==> flow/design.v <==
`timescale 1ns / 1ps
module axilite(
    input clk, reset, trigger, ARREADY, RVALID, AWREADY, WREADY, BVALID,
    input[4:0] length,
    input[31:0] source_address, destination_address, RDATA,
    output reg done, ARVALID, RREADY, AWVALID, WVALID, BREADY,
    output reg[31:0] ARADDR, AWADDR, WDATA,
    output reg[4:0] r_count, w_count);
    parameter READ_NONE=3'b000,
              READ_ADDR=3'b001,
              READ_DATA=3'b010,
              READ_STORE=3'b011,
              READ_DONE=3'b100;
    parameter WRITE_NONE=3'b000,          
              WRITE_ADDR=3'b001,
              WRITE_DATA=3'b010,
              WRITE_VALID=3'b011,
              WRITE_DONE=3'b100;
    reg [2:0] r_state, w_state;
    reg fifo_rd;
    reg aw_sent, w_sent;
    wire fifo_wr;
    wire fifo_full, fifo_empty;
    wire [31:0] fifo_data;
    wire start;
    wire [4:0] words;
    assign start = trigger && (w_state==WRITE_NONE);
    assign words = {2'b00, length[4:2]};
    assign fifo_wr = (r_state==READ_DATA) && RREADY && RVALID;
    FIFO fifom(.clk(clk), .reset(reset), .FIFO_RD(fifo_rd), .FIFO_WR(fifo_wr), .RDATA(RDATA), .FIFO_EMPTY(fifo_empty), .FIFO_FULL(fifo_full),
                .DATA_OUT(fifo_data));
    always @(posedge clk) begin
        if(reset) begin
            r_state<= READ_NONE;
            ARVALID<=0;
            RREADY<=0;
            r_count<= 0;
         end
         else begin
            case(r_state)
            READ_NONE: begin
                       if(start) begin
                        ARADDR<= source_address;
                        r_count<= words;
                        if(words!=0) begin
                         ARVALID<=1;
                         r_state<= READ_ADDR; end
                        end
                       end
            READ_ADDR: begin
                       if(ARREADY) begin
                       ARVALID<=0;
                       RREADY<=!fifo_full;
                       r_state<= READ_DATA; end
                       end 
            READ_DATA: begin
                       if(!RREADY)
                        RREADY<=!fifo_full;
                       else if(RVALID) begin
                        RREADY<=0;
                        r_count<=r_count-1;
                        r_state<= READ_STORE; end
                       end 
            READ_STORE: begin
                         r_state<=READ_DONE;
                        end
            READ_DONE: begin
                       if(r_count==0)
                        r_state<=READ_NONE;
                       else begin
                        ARADDR<=ARADDR+4; 
                        ARVALID<=1;
                        r_state<=READ_ADDR; end
                       end
            default:   r_state<=READ_NONE;
            endcase
        end
   end 
   always @(posedge clk) begin
           if(reset) begin
            w_state<= WRITE_NONE;
            AWVALID<=0;
            WVALID<=0;
            BREADY<=0;
            fifo_rd<=0;
            aw_sent<=0;
            w_sent<=0;
            done<=0;
            w_count<= 0;
           end
           else begin 
            fifo_rd<=0;
            case(w_state)
            WRITE_NONE: begin
                         if(start) begin
                          AWADDR<=destination_address;
                          w_count<=words;
                          done<=(words==0);
                          if(words!=0)
                           w_state<=WRITE_ADDR;
                          end
                         end
            WRITE_ADDR: begin
                         if(!fifo_empty) begin 
                          fifo_rd<=1; 
                          w_state<=WRITE_VALID; end
                         end
            WRITE_VALID: begin
                         if(!fifo_rd) begin
                          WDATA<=fifo_data;
                          AWVALID<=1;
                          WVALID<=1;
                          aw_sent<=0;
                          w_sent<=0;
                          w_state<=WRITE_DATA; end
                         end
            WRITE_DATA: begin
                         if(AWREADY && AWVALID) begin
                          AWVALID<=0;
                          aw_sent<=1;
                         end
                         if(WREADY && WVALID) begin
                          WVALID<=0;
                          w_sent<=1;
                         end
                         if((aw_sent || (AWREADY && AWVALID)) && (w_sent || (WREADY && WVALID))) begin
                          BREADY<=1;
                          w_state<=WRITE_DONE; end
                        end
            WRITE_DONE: begin
                         if(BVALID) begin
                          BREADY<=0;
                          w_count<=w_count-1;
                          if(w_count==1) begin
                           done<=1;
                           w_state<=WRITE_NONE; end
                          else begin
                           AWADDR<=AWADDR+4;
                           w_state<=WRITE_ADDR; end
                          end
                        end
            default:    w_state<=WRITE_NONE;
            endcase
      end
     end
endmodule
module FIFO(
    input clk, reset, FIFO_RD, FIFO_WR,
    input [31:0] RDATA,
    output FIFO_EMPTY, FIFO_FULL,
    output reg[31:0] DATA_OUT);
    reg[4:0] fifo_depth;
    reg[31:0] fifo_mem[0:15];
    reg[3:0] n,m;
    integer i;
    assign FIFO_EMPTY = (fifo_depth==0);
    assign FIFO_FULL = (fifo_depth==16);
    always @(posedge clk) begin
    if(reset) begin
                n<=0;
                m<=0;
                fifo_depth<=0;
                DATA_OUT<=0;
                for (i=0; i<16; i=i+1) begin
                fifo_mem[i]<=0; 
                end
               end
    else begin
            if(!FIFO_FULL && FIFO_WR)
                begin
                    fifo_mem[n]<=RDATA;
                    n<=(n==15)? 0:n+1;
                end
            if( !FIFO_EMPTY && FIFO_RD )
                begin
                    DATA_OUT<=fifo_mem[m];
                    m<=(m==15)? 0:m+1;
                end
            fifo_depth<=fifo_depth+(!FIFO_FULL && FIFO_WR)-(!FIFO_EMPTY && FIFO_RD);
          end
     end 
endmodule
* From RTL to reports: axilite *
Tool output for the design above before and after an edit, in the order of the flow.
Lines under "original" count in the file above, lines under "edited" in the edited file.
"difference" is "edited" less "original", of the values as shown.
Operators: Yosys type, input widths -> output width; for muxes data width and select width s.
Cell names lack the library's common part.
Not given: -

set-up
  top module = axilite
  clock port = clk
  standard-cell library = sky130hd
  corner = tt_025C_1v80

* Edit of the RTL *
Unified diff, file above to edited file.
The edited RTL no longer does the same as the RTL above: the edit was made by script, with no optimisation intended.

begin of diff
@@ -132,5 +132,5 @@
                           BREADY<=0;
                           w_count<=w_count-1;
-                          if(w_count==1) begin
+                          if(w_count!=1) begin
                            done<=1;
                            w_state<=WRITE_NONE; end
end of diff

* After elaboration *
Source: Yosys, flattened and elaborated, memories not mapped. Widths are those after wreduce. Registers that Yosys merges into a memory's read port (data or address) are not register bits. Print and check cells do not count.
Yosys's memory passes give these memory sizes; they may raise the number of words (mostly to a power of two), join words into wider ones and drop unused or constant bits.

cells by class
  element                        original  edited  difference
  add/sub/neg operators          8         8       0
  $mul                           0         0       0
  div/mod/pow operators          0         0       0
  magnitude comparators          0         0       0
  equality and inequality tests  28        28      0
  shift-type cells               0         0       0
  mux-type cells                 62        62      0
  bitwise logic cells            3         3       0
  reduce/logical cells           41        41      0

operators by type and width
  kind                original  edited  difference
  $eq 5x1->1 const B  1         0       -1
  $ne 5x1->1 const B  0         1       +1

Unchanged operator kinds not shown: 36.

word-level totals
  element                      original  edited  difference
  flip-flop bits (word level)  134       134     0
  bits in latches              0         0       0
  bits in writable memories    512       512     0
  ROM bits                     0         0       0
  memories kept                1         1       0
  input port bits              109       109     0
  elaborated cells             162       162     0

* Depth *
Depth = most cells in a row (Yosys ltp): at word level without a register or memory, in the mapped netlist without a sequential cell, where the memories' decode and read muxes count.

depth
  element                       original  edited  difference
  depth in word-level cells     6         6       0
  ABC_AREA                      0         0       -
  depth in mapped cells         14        14      0
  depth with buffers taken out  12        12      0

* Mapped cells and area *
Source: synth_stat.txt of the flow (Yosys; design flattened, memories mapped). It holds for the ABC_AREA given above (unset counts as 0); a run with the other value may have another netlist.

mapped netlist
  element                  original  edited   difference
  mapped cells             2373      2385     +12
  mapped area (sq um)      30927.2   30959.7  +32.5
  sequential area (sq um)  19738.9   19738.9  0.0
  mapped flip-flops        682       682      0

cells by type
  type      original  edited  difference
  clkbuf_1  148       156     +8
  a31oi_1   63        70      +7
  nand2_1   40        34      -6
  nor2_1    122       126     +4
  buf_2     24        20      -4
  o31ai_1   10        14      +4
  a211oi_1  5         1       -4
  nand3_1   30        33      +3
  xor2_1    16        13      -3
  or4_1     12        15      +3
  and3_1    7         10      +3
  nor4_1    7         4       -3
  and2_1    517       519     +2
  o21ai_0   100       102     +2
  a221oi_1  34        32      -2
  inv_1     29        31      +2
  nor3_1    17        19      +2
  buf_1     7         5       -2

Unchanged cell types not shown: 16.
Not every row of either side is listed.
By module: a second synthesis without flattening, with its own total; a netlist apart from the flattened one above.

unflattened totals
  element                                          original  edited   difference
  cell total of the unflattened synthesis          2320      2320     0
  area total of the unflattened synthesis (sq um)  31157.4   31152.4  -5.0

Each row is one instance without its submodules.

modules, original
  module   instances  cells  area (sq um)
  FIFO     1          1714   24932.7
  axilite  1          606    6224.7

modules, edited
  module   instances  cells  area (sq um)
  FIFO     1          1714   24932.7
  axilite  1          606    6219.7

* Worst setup path after synthesis *
Source: OpenSTA report_checks on the synthesized netlist (no wires, ideal clock, input and output delay 20% of the period each), path of least setup slack; recovery checks are left aside. Register names are those of the netlist, which keeps one name where synthesis merged equal registers.

path after synthesis
  element                        original                      edited                        difference
  kind                           input -> register             input -> register             -
  start point                    input port reset              input port reset              -
  end point                      memory fifom.fifo_mem[10][0]  memory fifom.fifo_mem[10][0]  -
  period (ns)                    4.0                           4.0                           0.0
  input delay (ns)               0.800                         0.800                         0.000
  library setup time (ns)        0.466                         0.466                         0.000
  time at the first pin (ns)     0.800                         0.800                         0.000
  arrival time (ns)              3.830                         3.856                         +0.026
  data required time (ns)        3.534                         3.534                         0.000
  path slack (ns)                -0.296                        -0.322                        -0.026
  delay of the path (ns)         3.496                         3.522                         +0.026
  stages on the path             5                             5                             0
  path buffers                   2                             2                             0
  synthesis period reached (ns)  4.296                         4.322                         +0.026

"delay of the path" = arrival - input delay + setup time.
"stages on the path": output pins that drive a net of the path, with the launching flip-flop's if there is one; two outputs of one cell count as two.
"synthesis period reached" is the clock period less the worst setup slack; recovery checks do not enter. This is arithmetic on one report: input and output delays are still those of the set period (20% each).
Between the ends stands the longest chain of elaborated cells between them, by number of cells; it is not shown to be the way that was timed. Of several equally long chains one is given.
A line is the first line of the expression or statement that the cell stems from. Yosys adds cells for indexed reads and writes and turns some case tables into memories.
original: The path ends at the enable pin of a flip-flop; only ways to that pin are counted.

between the ends, after synthesis, original
  cell sequence = clkbuf_1 -> and4b_1 -> buf_2 -> nand3_1 -> o21ai_0
  length of the longest elaborated chain = 1
  elaborated cells on any way between the ends = 3
  RTL lines with such cells = 1

RTL lines, path after synthesis, original
  element      RTL line  RTL
  from (decl)  3         input clk, reset, trigger, ARREADY, RVALID, AWREADY, WREADY, BVALID,
  $mux 4       159       if(reset) begin
  to (decl)    153       reg[31:0] fifo_mem[0:15];

edited: The path ends at the enable pin of a flip-flop; only ways to that pin are counted.

between the ends, after synthesis, edited
  cell sequence = clkbuf_1 -> and4b_1 -> clkbuf_1 -> nand3_1 -> o21ai_0
  length of the longest elaborated chain = 1
  elaborated cells on any way between the ends = 3
  RTL lines with such cells = 1

RTL lines, path after synthesis, edited
  element      RTL line  RTL
  from (decl)  3         input clk, reset, trigger, ARREADY, RVALID, AWREADY, WREADY, BVALID,
  $mux 4       159       if(reset) begin
  to (decl)    153       reg[31:0] fifo_mem[0:15];

* Path in the finished layout *
Path of least setup slack in the final report of each run of set A (OpenROAD, finished layout, wires in). Where an end is a register, its clock arrival counts in the times.

path post-layout
  element                     original                      edited                        difference
  kind                        register -> register          register -> register          -
  start point                 register fifom.fifo_depth[3]  register fifom.fifo_depth[2]  -
  end point                   register fifom.fifo_depth[4]  register fifom.fifo_depth[4]  -
  period (ns)                 4.0                           4.0                           0.0
  library setup time (ns)     0.07                          0.07                          0.00
  time at the first pin (ns)  0.60                          0.62                          +0.02
  arrival time (ns)           3.61                          3.69                          +0.08
  data required time (ns)     4.53                          4.54                          +0.01
  path slack (ns)             0.92                          0.85                          -0.07
  stages on the path          13                            13                            0
  path buffers                0                             0                             0

Between the ends stands the longest chain of elaborated cells between them, by number of cells; it is not shown to be the way that was timed. Of several equally long chains one is given.

between the ends, post-layout, original
  cell sequence = dfxtp_1 -> inv_1 -> ha_1 -> or4b_1 -> and2_2 -> ha_1 -> inv_1 -> ha_1 -> fa_1 -> a21oi_1 -> nor2_1 -> or3_1 -> a21oi_1
  length of the longest elaborated chain = 5
  elaborated cells on any way between the ends = 8

RTL lines, path post-layout, original
  element            RTL line  RTL
  from (decl)        152       reg[4:0] fifo_depth;
  from (assign)      162       fifo_depth<=0;
  from (assign)      179       fifo_depth<=fifo_depth+(!FIFO_FULL && FIFO_WR)-(!FIFO_EMPTY && FIFO_RD);
  $eq 5x5->1         157       assign FIFO_FULL = (fifo_depth==16);
  $logic_not 1->1    179
  $logic_and 1x1->1  179
  $add 5x1->5        179
  $sub 5x1->5        179
  to (assign)        162
  to (assign)        179
  to (decl)          152

between the ends, post-layout, edited
  cell sequence = dfxtp_1 -> inv_1 -> ha_1 -> or4b_1 -> and2_2 -> ha_1 -> inv_1 -> ha_1 -> fa_1 -> a21oi_1 -> nor2_1 -> or3_1 -> a21oi_1
  length of the longest elaborated chain = 5
  elaborated cells on any way between the ends = 8

RTL lines, path post-layout, edited
  element            RTL line  RTL
  from (decl)        152       reg[4:0] fifo_depth;
  from (assign)      162       fifo_depth<=0;
  from (assign)      179       fifo_depth<=fifo_depth+(!FIFO_FULL && FIFO_WR)-(!FIFO_EMPTY && FIFO_RD);
  $eq 5x5->1         157       assign FIFO_FULL = (fifo_depth==16);
  $logic_not 1->1    179
  $logic_and 1x1->1  179
  $add 5x1->5        179
  $sub 5x1->5        179
  to (assign)        162
  to (assign)        179
  to (decl)          152

* Measured runs *
Runs of the flow (Yosys, OpenROAD) on both versions; the two runs of a pair have the same settings. The constraints put input and output delay at 20% of the set period each and load the outputs with 0.01 pF.

flow settings, set A
  CORE_UTILIZATION = 40
  period_ns = 4.0
  CAP_MARGIN = 20
  CORE_MARGIN = 2
  SLEW_MARGIN = 20

results, set A
  element                                    original  edited   difference
  chip area after synthesis (Yosys) (sq um)  30927.2   30959.7  +32.5
  die area (sq um)                           79557.8   79639.7  +81.9
  standard-cell area after layout (sq um)    36920.4   37091.8  +171.4
  final design utilization (%)               48.5      48.1     -0.4
  setup slack of the worst path (ns)         0.919     0.854    -0.065
  sum of negative setup slack (ns)           0.000     0.000    0.000
  smallest hold slack (ns)                   0.423     0.425    +0.002
  total power of the final layout (mW)       15.517    15.665   +0.148
  achieved clock period (ns)                 3.081     3.146    +0.065

flow settings, set B
  CORE_UTILIZATION = 60
  CTS_CLUSTER_SIZE = 54
  GPL_TIMING_DRIVEN = 1
  SETUP_SLACK_MARGIN = 0.99
  period_ns = 5.39
  CAP_MARGIN = 20
  CORE_MARGIN = 2
  SLEW_MARGIN = 20

results, set B
  element                                    original  edited   difference
  chip area after synthesis (Yosys) (sq um)  30927.2   30959.7  +32.5
  die area (sq um)                           53377.2   53432.6  +55.4
  standard-cell area after layout (sq um)    36162.2   36232.2  +70.0
  final design utilization (%)               70.8      70.8     0.0
  setup slack of the worst path (ns)         1.768     1.892    +0.124
  sum of negative setup slack (ns)           0.000     0.000    0.000
  smallest hold slack (ns)                   0.430     0.419    -0.011
  total power of the final layout (mW)       11.357    11.487   +0.130
  achieved clock period (ns)                 3.622     3.498    -0.124

By "achieved clock period" is meant the clock period of the run minus its worst setup slack. This is arithmetic on one report: input and output delays are still those of the set period (20% each).
"total power of the final layout" is the tool's figure for a default switching activity; nothing was simulated.
